==> flow/design.v <==
module memory_controller( CLK_48MHZ,RESET,SRAM_STATUS,READ_CMD, GEIG_DATA, MAG_DATA
,READ_ADDRESS,READ_CHIP_SELECT,WRITE_ADDRESS,WRITE_CHIP_SELECT
,NEXT_READ,NEXT_WRITE,DATA_OUT,ADDRESS_OUT,CHIP_SELECT,CMD_OUT);
input CLK_48MHZ,RESET,SRAM_STATUS, READ_CMD;
input [79:0] GEIG_DATA;
input [79:0] MAG_DATA;
output [17:0] READ_ADDRESS;
output READ_CHIP_SELECT;
output [17:0] WRITE_ADDRESS;
output WRITE_CHIP_SELECT;
output NEXT_READ, NEXT_WRITE;
output [15:0] DATA_OUT;
output [17:0] ADDRESS_OUT;
output CHIP_SELECT;
output [1:0] CMD_OUT;
reg [79:0] geig_prev;
reg [79:0] geig_buffer;
parameter new_geig_cmd =2'b01;
parameter num_geig_cycles = 5;
reg [79:0] mag_prev;
reg [79:0] mag_buffer;
parameter new_mag_cmd =2'b10;
parameter num_mag_cycles = 5;
reg [79:0] data_buffer;
reg read_prev;
parameter new_read_cmd = 2'b11;
reg [7:0] schedule;
reg [2:0] num_cycles;
reg [2:0] write_count;
reg busy_hold;
reg next_write;
reg next_read;
reg [17:0] address_out;
reg chip_select;
reg [15:0] data_out;
reg [1:0] cmd_out;
assign NEXT_WRITE = next_write;
assign NEXT_READ = next_read;
assign CMD_OUT = cmd_out;
assign ADDRESS_OUT=address_out;
assign CHIP_SELECT=chip_select;
assign DATA_OUT = data_out;
reg [17:0] r_address;
reg r_chip_select;
reg [17:0] w_address;
reg w_chip_select;
assign READ_ADDRESS = r_address;
assign READ_CHIP_SELECT = r_chip_select;
assign WRITE_ADDRESS = w_address;
assign WRITE_CHIP_SELECT = w_chip_select;
always @(posedge CLK_48MHZ or negedge RESET)
begin
if (RESET==1'b0) begin
    schedule = 8'b00000000;
    busy_hold = 1'b0;
    write_count=4'b0000;
    next_write<=0;
    next_read<=0;
    cmd_out<=2'b00;
    num_cycles=0;
    address_out<=17'b0;
    chip_select<=1'b0;
    data_out<=0;
    mag_prev=80'b0;
    geig_prev=80'b0;
    geig_buffer=80'b0;
    mag_buffer=80'b0;
    data_buffer=80'b0;
    read_prev=1'b0;
    r_address<=18'b0;
    r_chip_select<=1'b0;
    w_address<=18'b0;
    w_chip_select<=1'b0;
end else begin
if (schedule[1:0] ==2'b00) begin
    schedule=schedule>>2;
end
if (geig_prev!=GEIG_DATA) begin
    geig_buffer = GEIG_DATA;
    geig_prev = GEIG_DATA;
    if (schedule[1:0] == 2'b00) begin
        schedule[1:0] = new_geig_cmd;
    end else if (schedule[3:2] ==2'b00) begin
        schedule[3:2] = new_geig_cmd;
    end else if (schedule[5:4] == 2'b00) begin
        schedule[5:4] = new_geig_cmd;
    end else begin
        schedule[7:6] = new_geig_cmd;
    end
end else begin
    geig_prev= GEIG_DATA;
end
if (mag_prev!=MAG_DATA) begin
    mag_buffer = MAG_DATA;
    mag_prev = MAG_DATA;
    if (schedule[1:0] == 2'b00) begin
        schedule[1:0] = new_mag_cmd;
    end else if (schedule[3:2] ==2'b00) begin
        schedule[3:2] = new_mag_cmd;
    end else if (schedule[5:4] == 2'b00) begin
        schedule[5:4] = new_mag_cmd;
    end else begin
        schedule[7:6] = new_mag_cmd;
    end
end else begin
    mag_prev=MAG_DATA;
end
if ((READ_CMD ==1'b1) && (read_prev ==1'b0) && (RESET==1'b1))begin
    read_prev=READ_CMD;
    if (schedule[1:0] == 2'b00) begin
        schedule[1:0] = new_read_cmd;
    end else if (schedule[3:2] ==2'b00) begin
        schedule[3:2] = new_read_cmd;
    end else if (schedule[5:4] == 2'b00) begin
        schedule[5:4] = new_read_cmd;
    end else begin
        schedule[7:6] = new_read_cmd;
    end
end else begin
    read_prev = READ_CMD;
end
if (((schedule[1:0] == new_geig_cmd) || (schedule[1:0] == new_mag_cmd)) && (RESET==1'b1)) begin
    if ((schedule[1:0] == new_geig_cmd) && (write_count==0)) begin
        num_cycles=num_geig_cycles;
        data_buffer[79:0] = geig_buffer;
    end else if ((schedule[1:0] == new_mag_cmd) && (write_count==0)) begin
        num_cycles = num_mag_cycles;
        data_buffer[79:0]=mag_buffer;
    end
    if (write_count<num_cycles) begin
        if ((busy_hold==1) && (SRAM_STATUS==1)) begin
            cmd_out<=2'b00;
        end
        if ((busy_hold==1'b1)&&(SRAM_STATUS==1'b0)) begin
            next_write<=1'b1;
            if (next_write==1'b0) begin
                if (w_address == 18'b111111111111111111) begin
                    w_address <= 18'b000000000000000000;
                    w_chip_select <= !w_chip_select;
                end else begin
                    w_address <= w_address+1;
                end
            end
            data_buffer = data_buffer >>16;
            busy_hold=1'b0;
            write_count=write_count+1;
        end else if ((SRAM_STATUS==1'b0) && (busy_hold==0)) begin
            next_write<=1'b0;
            cmd_out<=2'b10;
            address_out<=WRITE_ADDRESS;
            chip_select<=WRITE_CHIP_SELECT;
            data_out<=data_buffer[15:0];
            busy_hold=1'b1;
        end
    end else if (write_count==num_cycles) begin
        write_count=0;
        schedule=schedule>>2;
    end
end else if ((schedule[1:0]==new_read_cmd) && (RESET==1'b1)) begin
    if (READ_ADDRESS == WRITE_ADDRESS) begin 
        schedule=schedule>>2;
    end else begin
        if ((SRAM_STATUS==1'b1) && (busy_hold==1)) begin
            cmd_out<=2'b00;
        end    
        if ((SRAM_STATUS==1'b0) && (busy_hold==1)) begin
            next_read<=1'b1;
            if (next_read==1'b0) begin
                if (r_address == 18'b111111111111111111) begin
                    r_address <= 18'b000000000000000000;
                    r_chip_select <= !r_chip_select;
                end else begin
                    r_address <= r_address+1;
                end
            end
            busy_hold=0;
            schedule=schedule>>2;
        end else if ((SRAM_STATUS==1'b0) && (busy_hold==0)) begin
            next_read<=1'b0;
            cmd_out<=2'b01;
            address_out<=READ_ADDRESS;
            chip_select<=READ_CHIP_SELECT;
            busy_hold=1'b1;
        end
    end
end
end  
end
endmodule
module sram_interface(CLK_48MHZ,RESET,ADDRESS_IN,DATA_IN,CMD_IN, CHIP_SELECT,
SRAM_D_IN, SRAM_D_OUT, SRAM_D_OE,
SRAM_A0,SRAM_A1,SRAM_A2,SRAM_A3,SRAM_A4,SRAM_A5,SRAM_A6,SRAM_A7,SRAM_A8,SRAM_A9,SRAM_A10,SRAM_A11,
SRAM_A12,SRAM_A13, SRAM_A14, SRAM_A15, SRAM_A16, SRAM_A17,
SRAM_SRBS0,SRAM_SRBS1,SRAM_SRBS2,SRAM_SRBS3,SRAM_CE,SRAM_WE,SRAM_OE,
STATUS,DATA_READ);
input CLK_48MHZ, RESET;
input [17:0] ADDRESS_IN;
input CHIP_SELECT;
input [15:0] DATA_IN;
input [1:0] CMD_IN;
output SRAM_A0,SRAM_A1,SRAM_A2,SRAM_A3,SRAM_A4,SRAM_A5,SRAM_A6,SRAM_A7,SRAM_A8,SRAM_A9,SRAM_A10,SRAM_A11,
SRAM_A12, SRAM_A13, SRAM_A14, SRAM_A15, SRAM_A16, SRAM_A17;
output SRAM_SRBS0,SRAM_SRBS1,SRAM_SRBS2,SRAM_SRBS3,SRAM_CE,SRAM_WE,SRAM_OE;
output STATUS;
output [15:0] DATA_READ;
input [31:0] SRAM_D_IN;
output [15:0] SRAM_D_OUT;
output SRAM_D_OE;
wire SRAM_D0,SRAM_D1,SRAM_D2,SRAM_D3,SRAM_D4,SRAM_D5,SRAM_D6,SRAM_D7,SRAM_D8,SRAM_D9,SRAM_D10,SRAM_D11,
SRAM_D12,SRAM_D13,SRAM_D14,SRAM_D15,SRAM_D16,SRAM_D17,SRAM_D18,SRAM_D19,SRAM_D20,SRAM_D21,SRAM_D22,SRAM_D23,
SRAM_D24,SRAM_D25,SRAM_D26,SRAM_D27,SRAM_D28,SRAM_D29,SRAM_D30,SRAM_D31;
assign {SRAM_D31,SRAM_D30,SRAM_D29,SRAM_D28,SRAM_D27,SRAM_D26,SRAM_D25,SRAM_D24,
        SRAM_D23,SRAM_D22,SRAM_D21,SRAM_D20,SRAM_D19,SRAM_D18,SRAM_D17,SRAM_D16,
        SRAM_D15,SRAM_D14,SRAM_D13,SRAM_D12,SRAM_D11,SRAM_D10,SRAM_D9,SRAM_D8,
        SRAM_D7,SRAM_D6,SRAM_D5,SRAM_D4,SRAM_D3,SRAM_D2,SRAM_D1,SRAM_D0} = SRAM_D_IN;
reg [15:0] dout;     
reg [15:0] dread;    
reg [17:0] address;  
reg ce,we,oe,srbs0,srbs1,srbs2,srbs3;    
reg weVAL;                   
reg busy;                    
reg write_cycle;             
reg [3:0] write_counter;     
reg read_cycle;              
reg [3:0] read_counter;      
assign SRAM_A0 = address[0];
assign SRAM_A1 = address[1];
assign SRAM_A2 = address[2];
assign SRAM_A3 = address[3];
assign SRAM_A4 = address[4];
assign SRAM_A5 = address[5];
assign SRAM_A6 = address[6];
assign SRAM_A7 = address[7];
assign SRAM_A8 = address[8];
assign SRAM_A9 = address[9];
assign SRAM_A10 = address[10];
assign SRAM_A11 = address[11];
assign SRAM_A12 = address[12];
assign SRAM_A13 = address[13];
assign SRAM_A14 = address[14];
assign SRAM_A15 = address[15];
assign SRAM_A16 = address[16];
assign SRAM_A17 = address[17];
assign SRAM_D_OUT = dout;
assign SRAM_D_OE = weVAL;
assign DATA_READ[0] = dread[0];
assign DATA_READ[1] = dread[1];
assign DATA_READ[2] = dread[2];
assign DATA_READ[3] = dread[3];
assign DATA_READ[4] = dread[4];
assign DATA_READ[5] = dread[5];
assign DATA_READ[6] = dread[6];
assign DATA_READ[7] = dread[7];
assign DATA_READ[8] = dread[8];
assign DATA_READ[9] = dread[9];
assign DATA_READ[10] = dread[10];
assign DATA_READ[11] = dread[11];
assign DATA_READ[12] = dread[12];
assign DATA_READ[13] = dread[13];
assign DATA_READ[14] = dread[14];
assign DATA_READ[15] = dread[15];
assign SRAM_CE = ce;
assign SRAM_WE = we;
assign SRAM_OE = oe;
assign SRAM_SRBS0 = srbs0;
assign SRAM_SRBS1 = srbs1;
assign SRAM_SRBS2 = srbs2;
assign SRAM_SRBS3 = srbs3;
assign STATUS=busy;
always @(negedge CLK_48MHZ or negedge RESET)
begin
if (RESET==1'b0) begin
    dout = 16'b0;
    dread <= 16'b0;
    address = 18'b0;
    ce = 1'b0;
    we = 1'b1;
    oe = 1'b1;
    srbs0 = 1'b1;
    srbs1 = 1'b1;
    srbs2 = 1'b1;
    srbs3 = 1'b1;
    weVAL = 1'b0;
    write_cycle =1'b0;
    write_counter = 4'b0;
    read_counter = 4'b0;
    read_cycle = 1'b0;
    busy = 1'b0;
end else begin
    if (busy==0) begin
        if (CMD_IN==2) begin
            write_cycle=1;
        end else if (CMD_IN==1) begin
            read_cycle=1;
        end
    end
    if (write_cycle==1'b1) begin
        if (write_counter==0) begin
            busy=1'b1;
            address = ADDRESS_IN;
            if (CHIP_SELECT==1'b0) begin
                srbs0=1'b0;
                srbs1=1'b0;
                srbs2=1'b1;
                srbs3=1'b1;
            end else begin
                srbs0=1'b1;
                srbs1=1'b1;
                srbs2=1'b0;
                srbs3=1'b0;
            end
            oe=1'b1;
            we=1'b0;
            ce=1'b0;
            weVAL=1'b1;
            dout=DATA_IN;
            write_counter=write_counter+1;
        end else if (write_counter==1) begin
            srbs0=1'b1;
            srbs1=1'b1;
            srbs2=1'b1;
            srbs3=1'b1;
            oe=1'b1;
            we=1'b1;
            ce=1'b0;
            weVAL=1'b0;
            write_counter=0;
            write_cycle=1'b0;
            busy=1'b0;
        end
    end  
    if (read_cycle==1'b1) begin
        if (read_counter==0) begin
            busy=1'b1;
            address = ADDRESS_IN;  
            ce=1'b0;
            oe=1'b0;
            we=1'b1;
            if (CHIP_SELECT==1'b0) begin
                srbs0=1'b0;
                srbs1=1'b0;
                srbs2=1'b1;
                srbs3=1'b1;
            end else begin
                srbs0=1'b1;
                srbs1=1'b1;
                srbs2=1'b0;
                srbs3=1'b0;
            end
            read_counter=read_counter+1;
        end else if (read_counter==1) begin
            if (CHIP_SELECT==1'b0) begin
                dread[0]<=SRAM_D0;
                dread[1]<=SRAM_D1;
                dread[2]<=SRAM_D2;
                dread[3]<=SRAM_D3;
                dread[4]<=SRAM_D4;
                dread[5]<=SRAM_D5;
                dread[6]<=SRAM_D6;
                dread[7]<=SRAM_D7;
                dread[8]<=SRAM_D8;
                dread[9]<=SRAM_D9;
                dread[10]<=SRAM_D10;
                dread[11]<=SRAM_D11;
                dread[12]<=SRAM_D12;
                dread[13]<=SRAM_D13;
                dread[14]<=SRAM_D14;
                dread[15]<=SRAM_D15;
            end else begin
                dread[0]<=SRAM_D16;
                dread[1]<=SRAM_D17;
                dread[2]<=SRAM_D18;
                dread[3]<=SRAM_D19;
                dread[4]<=SRAM_D20;
                dread[5]<=SRAM_D21;
                dread[6]<=SRAM_D22;
                dread[7]<=SRAM_D23;
                dread[8]<=SRAM_D24;
                dread[9]<=SRAM_D25;
                dread[10]<=SRAM_D26;
                dread[11]<=SRAM_D27;
                dread[12]<=SRAM_D28;
                dread[13]<=SRAM_D29;
                dread[14]<=SRAM_D30;
                dread[15]<=SRAM_D31;
            end
            read_counter=read_counter+1;
        end else if (read_counter == 2) begin
            oe=1'b1;
            we=1'b1;
            srbs0=1'b1;
            srbs1=1'b1;
            srbs2=1'b1;
            srbs3=1'b1;
            ce=1'b0;
            read_cycle=1'b0;
            read_counter=0;
            busy=1'b0;
        end
    end  
end  
end  
endmodule
module sram_logger(
    input         CLK_48MHZ,
    input         RESET,           
    input         READ_CMD,
    input  [79:0] GEIG_DATA,
    input  [79:0] MAG_DATA,
    input  [31:0] SRAM_D_IN,
    output [17:0] SRAM_A,
    output [3:0]  SRAM_SRBS,
    output        SRAM_CE,
    output        SRAM_WE,
    output        SRAM_OE,
    output [15:0] SRAM_D_OUT,
    output        SRAM_D_OE,
    output [15:0] DATA_READ,
    output [17:0] W_ADDRESS,
    output        W_CHIP_SELECT,
    output [17:0] R_ADDRESS,
    output        R_CHIP_SELECT
);
wire        sram_status;
wire        chip_select;
wire [15:0] data_out;
wire [17:0] address_out;
wire [1:0]  cmd_out;
memory_controller memory_controller_0(
    .CLK_48MHZ         ( CLK_48MHZ ),
    .RESET             ( RESET ),
    .SRAM_STATUS       ( sram_status ),
    .READ_CMD          ( READ_CMD ),
    .GEIG_DATA         ( GEIG_DATA ),
    .MAG_DATA          ( MAG_DATA ),
    .READ_ADDRESS      ( R_ADDRESS ),
    .READ_CHIP_SELECT  ( R_CHIP_SELECT ),
    .WRITE_ADDRESS     ( W_ADDRESS ),
    .WRITE_CHIP_SELECT ( W_CHIP_SELECT ),
    .NEXT_READ         ( ),
    .NEXT_WRITE        ( ),
    .DATA_OUT          ( data_out ),
    .ADDRESS_OUT       ( address_out ),
    .CHIP_SELECT       ( chip_select ),
    .CMD_OUT           ( cmd_out )
);
sram_interface sram_interface_0(
    .CLK_48MHZ   ( CLK_48MHZ ),
    .RESET       ( RESET ),
    .ADDRESS_IN  ( address_out ),
    .DATA_IN     ( data_out ),
    .CMD_IN      ( cmd_out ),
    .CHIP_SELECT ( chip_select ),
    .SRAM_D_IN   ( SRAM_D_IN ),
    .SRAM_D_OUT  ( SRAM_D_OUT ),
    .SRAM_D_OE   ( SRAM_D_OE ),
    .SRAM_A0 ( SRAM_A[0] ),   .SRAM_A1 ( SRAM_A[1] ),   .SRAM_A2 ( SRAM_A[2] ),
    .SRAM_A3 ( SRAM_A[3] ),   .SRAM_A4 ( SRAM_A[4] ),   .SRAM_A5 ( SRAM_A[5] ),
    .SRAM_A6 ( SRAM_A[6] ),   .SRAM_A7 ( SRAM_A[7] ),   .SRAM_A8 ( SRAM_A[8] ),
    .SRAM_A9 ( SRAM_A[9] ),   .SRAM_A10 ( SRAM_A[10] ), .SRAM_A11 ( SRAM_A[11] ),
    .SRAM_A12 ( SRAM_A[12] ), .SRAM_A13 ( SRAM_A[13] ), .SRAM_A14 ( SRAM_A[14] ),
    .SRAM_A15 ( SRAM_A[15] ), .SRAM_A16 ( SRAM_A[16] ), .SRAM_A17 ( SRAM_A[17] ),
    .SRAM_SRBS0 ( SRAM_SRBS[0] ), .SRAM_SRBS1 ( SRAM_SRBS[1] ),
    .SRAM_SRBS2 ( SRAM_SRBS[2] ), .SRAM_SRBS3 ( SRAM_SRBS[3] ),
    .SRAM_CE ( SRAM_CE ),
    .SRAM_WE ( SRAM_WE ),
    .SRAM_OE ( SRAM_OE ),
    .STATUS  ( sram_status ),
    .DATA_READ ( DATA_READ )
);
endmodule
Step by step through the tools: sram_logger
Tool output for the design above, in the order of the flow. Lines are those of the file above, counted from 1. Operators: Yosys type, input widths -> output width; for muxes data width and select width s. The mark - stands for no value.

Top: sram_logger. Clock port: CLK_48MHZ. Standard-cell library: sky130hd. Corner: tt_025C_1v80.

After elaboration
Source: Yosys, flattened and elaborated, memories not mapped. Widths are those after wreduce. Registers that Yosys merges into a memory's read port (data or address) are not register bits. Print and check cells do not count. Equal cells are merged and count once.

The entry for cells after elaboration reads 299. Under register bits stands 562. The entry for clocked read ports x word width reads 0. For ROM bits the number is 0. The entry for bits in latches reads 0. Input port bits: 195. The figure for RAM bits is 0. The entry for memories reads 0.

For equality and inequality tests the number is 17. Under add/subtract/negate cells stands 5. $mul: 0. The entry for magnitude comparators reads 1. The entry for bitwise gates (word level) reads 9. For shift-type cells the number is 0. Under div/mod/pow operators stands 0. The figure for reduce/logical cells is 44. For mux-type cells the number is 172.

Operator list (count): $mux 80 (6); $mux 18 (14); $ne 80x80->1 (2); $mux 1 (104); $mux 8 (10); $mux 2 (21); $add 18x1->18 const B (2); $eq 18x18->1 const B (2); $mux 4 (8); $logic_not 2->1 (10); $eq 18x18->1 (1); $mux 6 (3); $mux 3 (6); $reduce_and 5->1 (3); $reduce_and 3->1 (4); $reduce_and 4->1 (3); $logic_and 1x1->1 (9); $not 1->1 (9); $reduce_bool 2->1 (4); $add 4x1->4 const B (2); $eq 4x1->1 const B (2); $logic_not 4->1 (2); $eq 2x2->1 const B (3); $reduce_and 2->1 (3); $reduce_and 6->1 (1); $eq 2x1->1 const B (2); $ne 2x2->1 const B (2); $eq 4x2->1 const B (1).

Other operator kinds: 8; their cells: 9.

Logic depth
Longest topological path by Yosys (ltp), each cell counted once; first at word level (registers and memories cut), then after technology mapping (sequential cells cut; the memories' decode and read muxes count).

The entry for word-level depth reads 26. Under ABC_AREA stands 0. Under mapped depth stands 26.

Mapped cells and area
Source: synth_stat.txt of the flow (Yosys; design flattened, memories mapped). It holds for the ABC_AREA given above (unset counts as 0); a run with the other value may have another netlist.

Cell count: 2416. The entry for flip-flop cells reads 560. The figure for buffers is 178. Sequential part of the area: 0.0140209 mm^2. The figure for mapped area is 0.0253543 mm^2.

Cells by type: sky130_fd_sc_hd__dfrtp_1 (count 491, area in all 1.23E+04 um^2); sky130_fd_sc_hd__nand2_1 (count 444, area in all 1.67E+03 um^2); sky130_fd_sc_hd__xnor2_1 (count 188, area in all 1.65E+03 um^2); sky130_fd_sc_hd__dfrtn_1 (count 63, area in all 1.58E+03 um^2); sky130_fd_sc_hd__mux2i_1 (count 89, area in all 890.854 um^2); sky130_fd_sc_hd__o21ai_0 (count 152, area in all 760.73 um^2); sky130_fd_sc_hd__a31oi_1 (count 80, area in all 500.48 um^2); sky130_fd_sc_hd__clkbuf_1 (count 114, area in all 427.91 um^2); sky130_fd_sc_hd__a221o_1 (count 34, area in all 340.326 um^2); sky130_fd_sc_hd__o22ai_1 (count 53, area in all 331.568 um^2); sky130_fd_sc_hd__a21oi_1 (count 65, area in all 325.312 um^2); sky130_fd_sc_hd__a21boi_0 (count 42, area in all 315.302 um^2); sky130_fd_sc_hd__nand4_1 (count 50, area in all 312.8 um^2); sky130_fd_sc_hd__o32ai_1 (count 34, area in all 297.786 um^2); sky130_fd_sc_hd__inv_1 (count 74, area in all 277.766 um^2); sky130_fd_sc_hd__mux2_2 (count 24, area in all 270.259 um^2); sky130_fd_sc_hd__ha_1 (count 21, area in all 262.752 um^2); sky130_fd_sc_hd__buf_4 (count 34, area in all 255.245 um^2).

Other cell types: 47; their cells: 364. By module: a second synthesis without flattening, with its own total; a netlist apart from the flattened one above.

For cell total of the unflattened synthesis the number is 2255. Under area total of the unflattened synthesis stands 0.0250202 mm^2.

Each row is one instance without its submodules.

Modules: memory_controller (instances 1, seq. area 0.0122868 mm^2, cells 1993, area 0.0219723 mm^2); sram_interface (instances 1, seq. area 0.0017342 mm^2, cells 262, area 0.0030479 mm^2); sram_logger (instances 1, seq. area 0 mm^2, cells 0, area 0 mm^2).

Lab notebook: sram_logger

Measured results for sram_logger: 4 stored runs of the Yosys and OpenROAD flow on sky130hd. The settings differ; the order carries no meaning. The constraints put input and output delay at 20% of the set period each and load the outputs with 0.01 pF.

Run 1 has these settings: CORE_UTILIZATION 40; period_ns 8.69; CAP_MARGIN 20; CORE_MARGIN 2; SLEW_MARGIN 20. The Yosys chip area after synthesis stands at 0.0253543 mm^2. The die area reads 0.0654157 mm^2. The standard-cell area after routing comes to 0.0308296 mm^2. The measured worst setup slack after layout is 0.876 ns. For the worst hold slack in the final report the run shows 0.327 ns.

Run 2 has these settings: CORE_UTILIZATION 38; period_ns 8.69; CAP_MARGIN 20; CORE_MARGIN 2; SLEW_MARGIN 20. The Yosys chip area after synthesis stands at 0.0253543 mm^2. The die area reads 0.0688039 mm^2. The standard-cell area after routing comes to 0.0309034 mm^2. The measured worst setup slack after layout is 0.921 ns. For the worst hold slack in the final report the run shows 0.326 ns.

Run 3 has these settings: ABC_AREA 1; CAP_MARGIN 0; CELL_PAD_IN_SITES_GLOBAL_PLACEMENT 2; CORE_ASPECT_RATIO 0.58; CORE_MARGIN 3; CORE_UTILIZATION 54; CTS_CLUSTER_SIZE 54; GPL_ROUTABILITY_DRIVEN 0; GPL_TIMING_DRIVEN 1; HOLD_SLACK_MARGIN 0.1; MAX_ROUTING_LAYER met4; PLACE_DENSITY 0.52; SETUP_SLACK_MARGIN 2.24; SLEW_MARGIN 10; TNS_END_PERCENT 90; period_ns 7.65. Outcome: incomplete, placement halted on GPL-0301.

Run 4 has these settings: CELL_PAD_IN_SITES_GLOBAL_PLACEMENT 1; CORE_UTILIZATION 57; GPL_ROUTABILITY_DRIVEN 1; MAX_ROUTING_LAYER met4; MIN_ROUTING_LAYER met2; PLACE_DENSITY_LB_ADDON 0.2; SETUP_SLACK_MARGIN 0.67; TNS_END_PERCENT 40; period_ns 10.2; CAP_MARGIN 20; CORE_MARGIN 2; SLEW_MARGIN 20. The Yosys chip area after synthesis stands at 0.0253543 mm^2. The die area reads 0.0461842 mm^2. The standard-cell area after routing comes to 0.0304154 mm^2. The measured worst setup slack after layout is 1.355 ns. For the worst hold slack in the final report the run shows 0.330 ns.
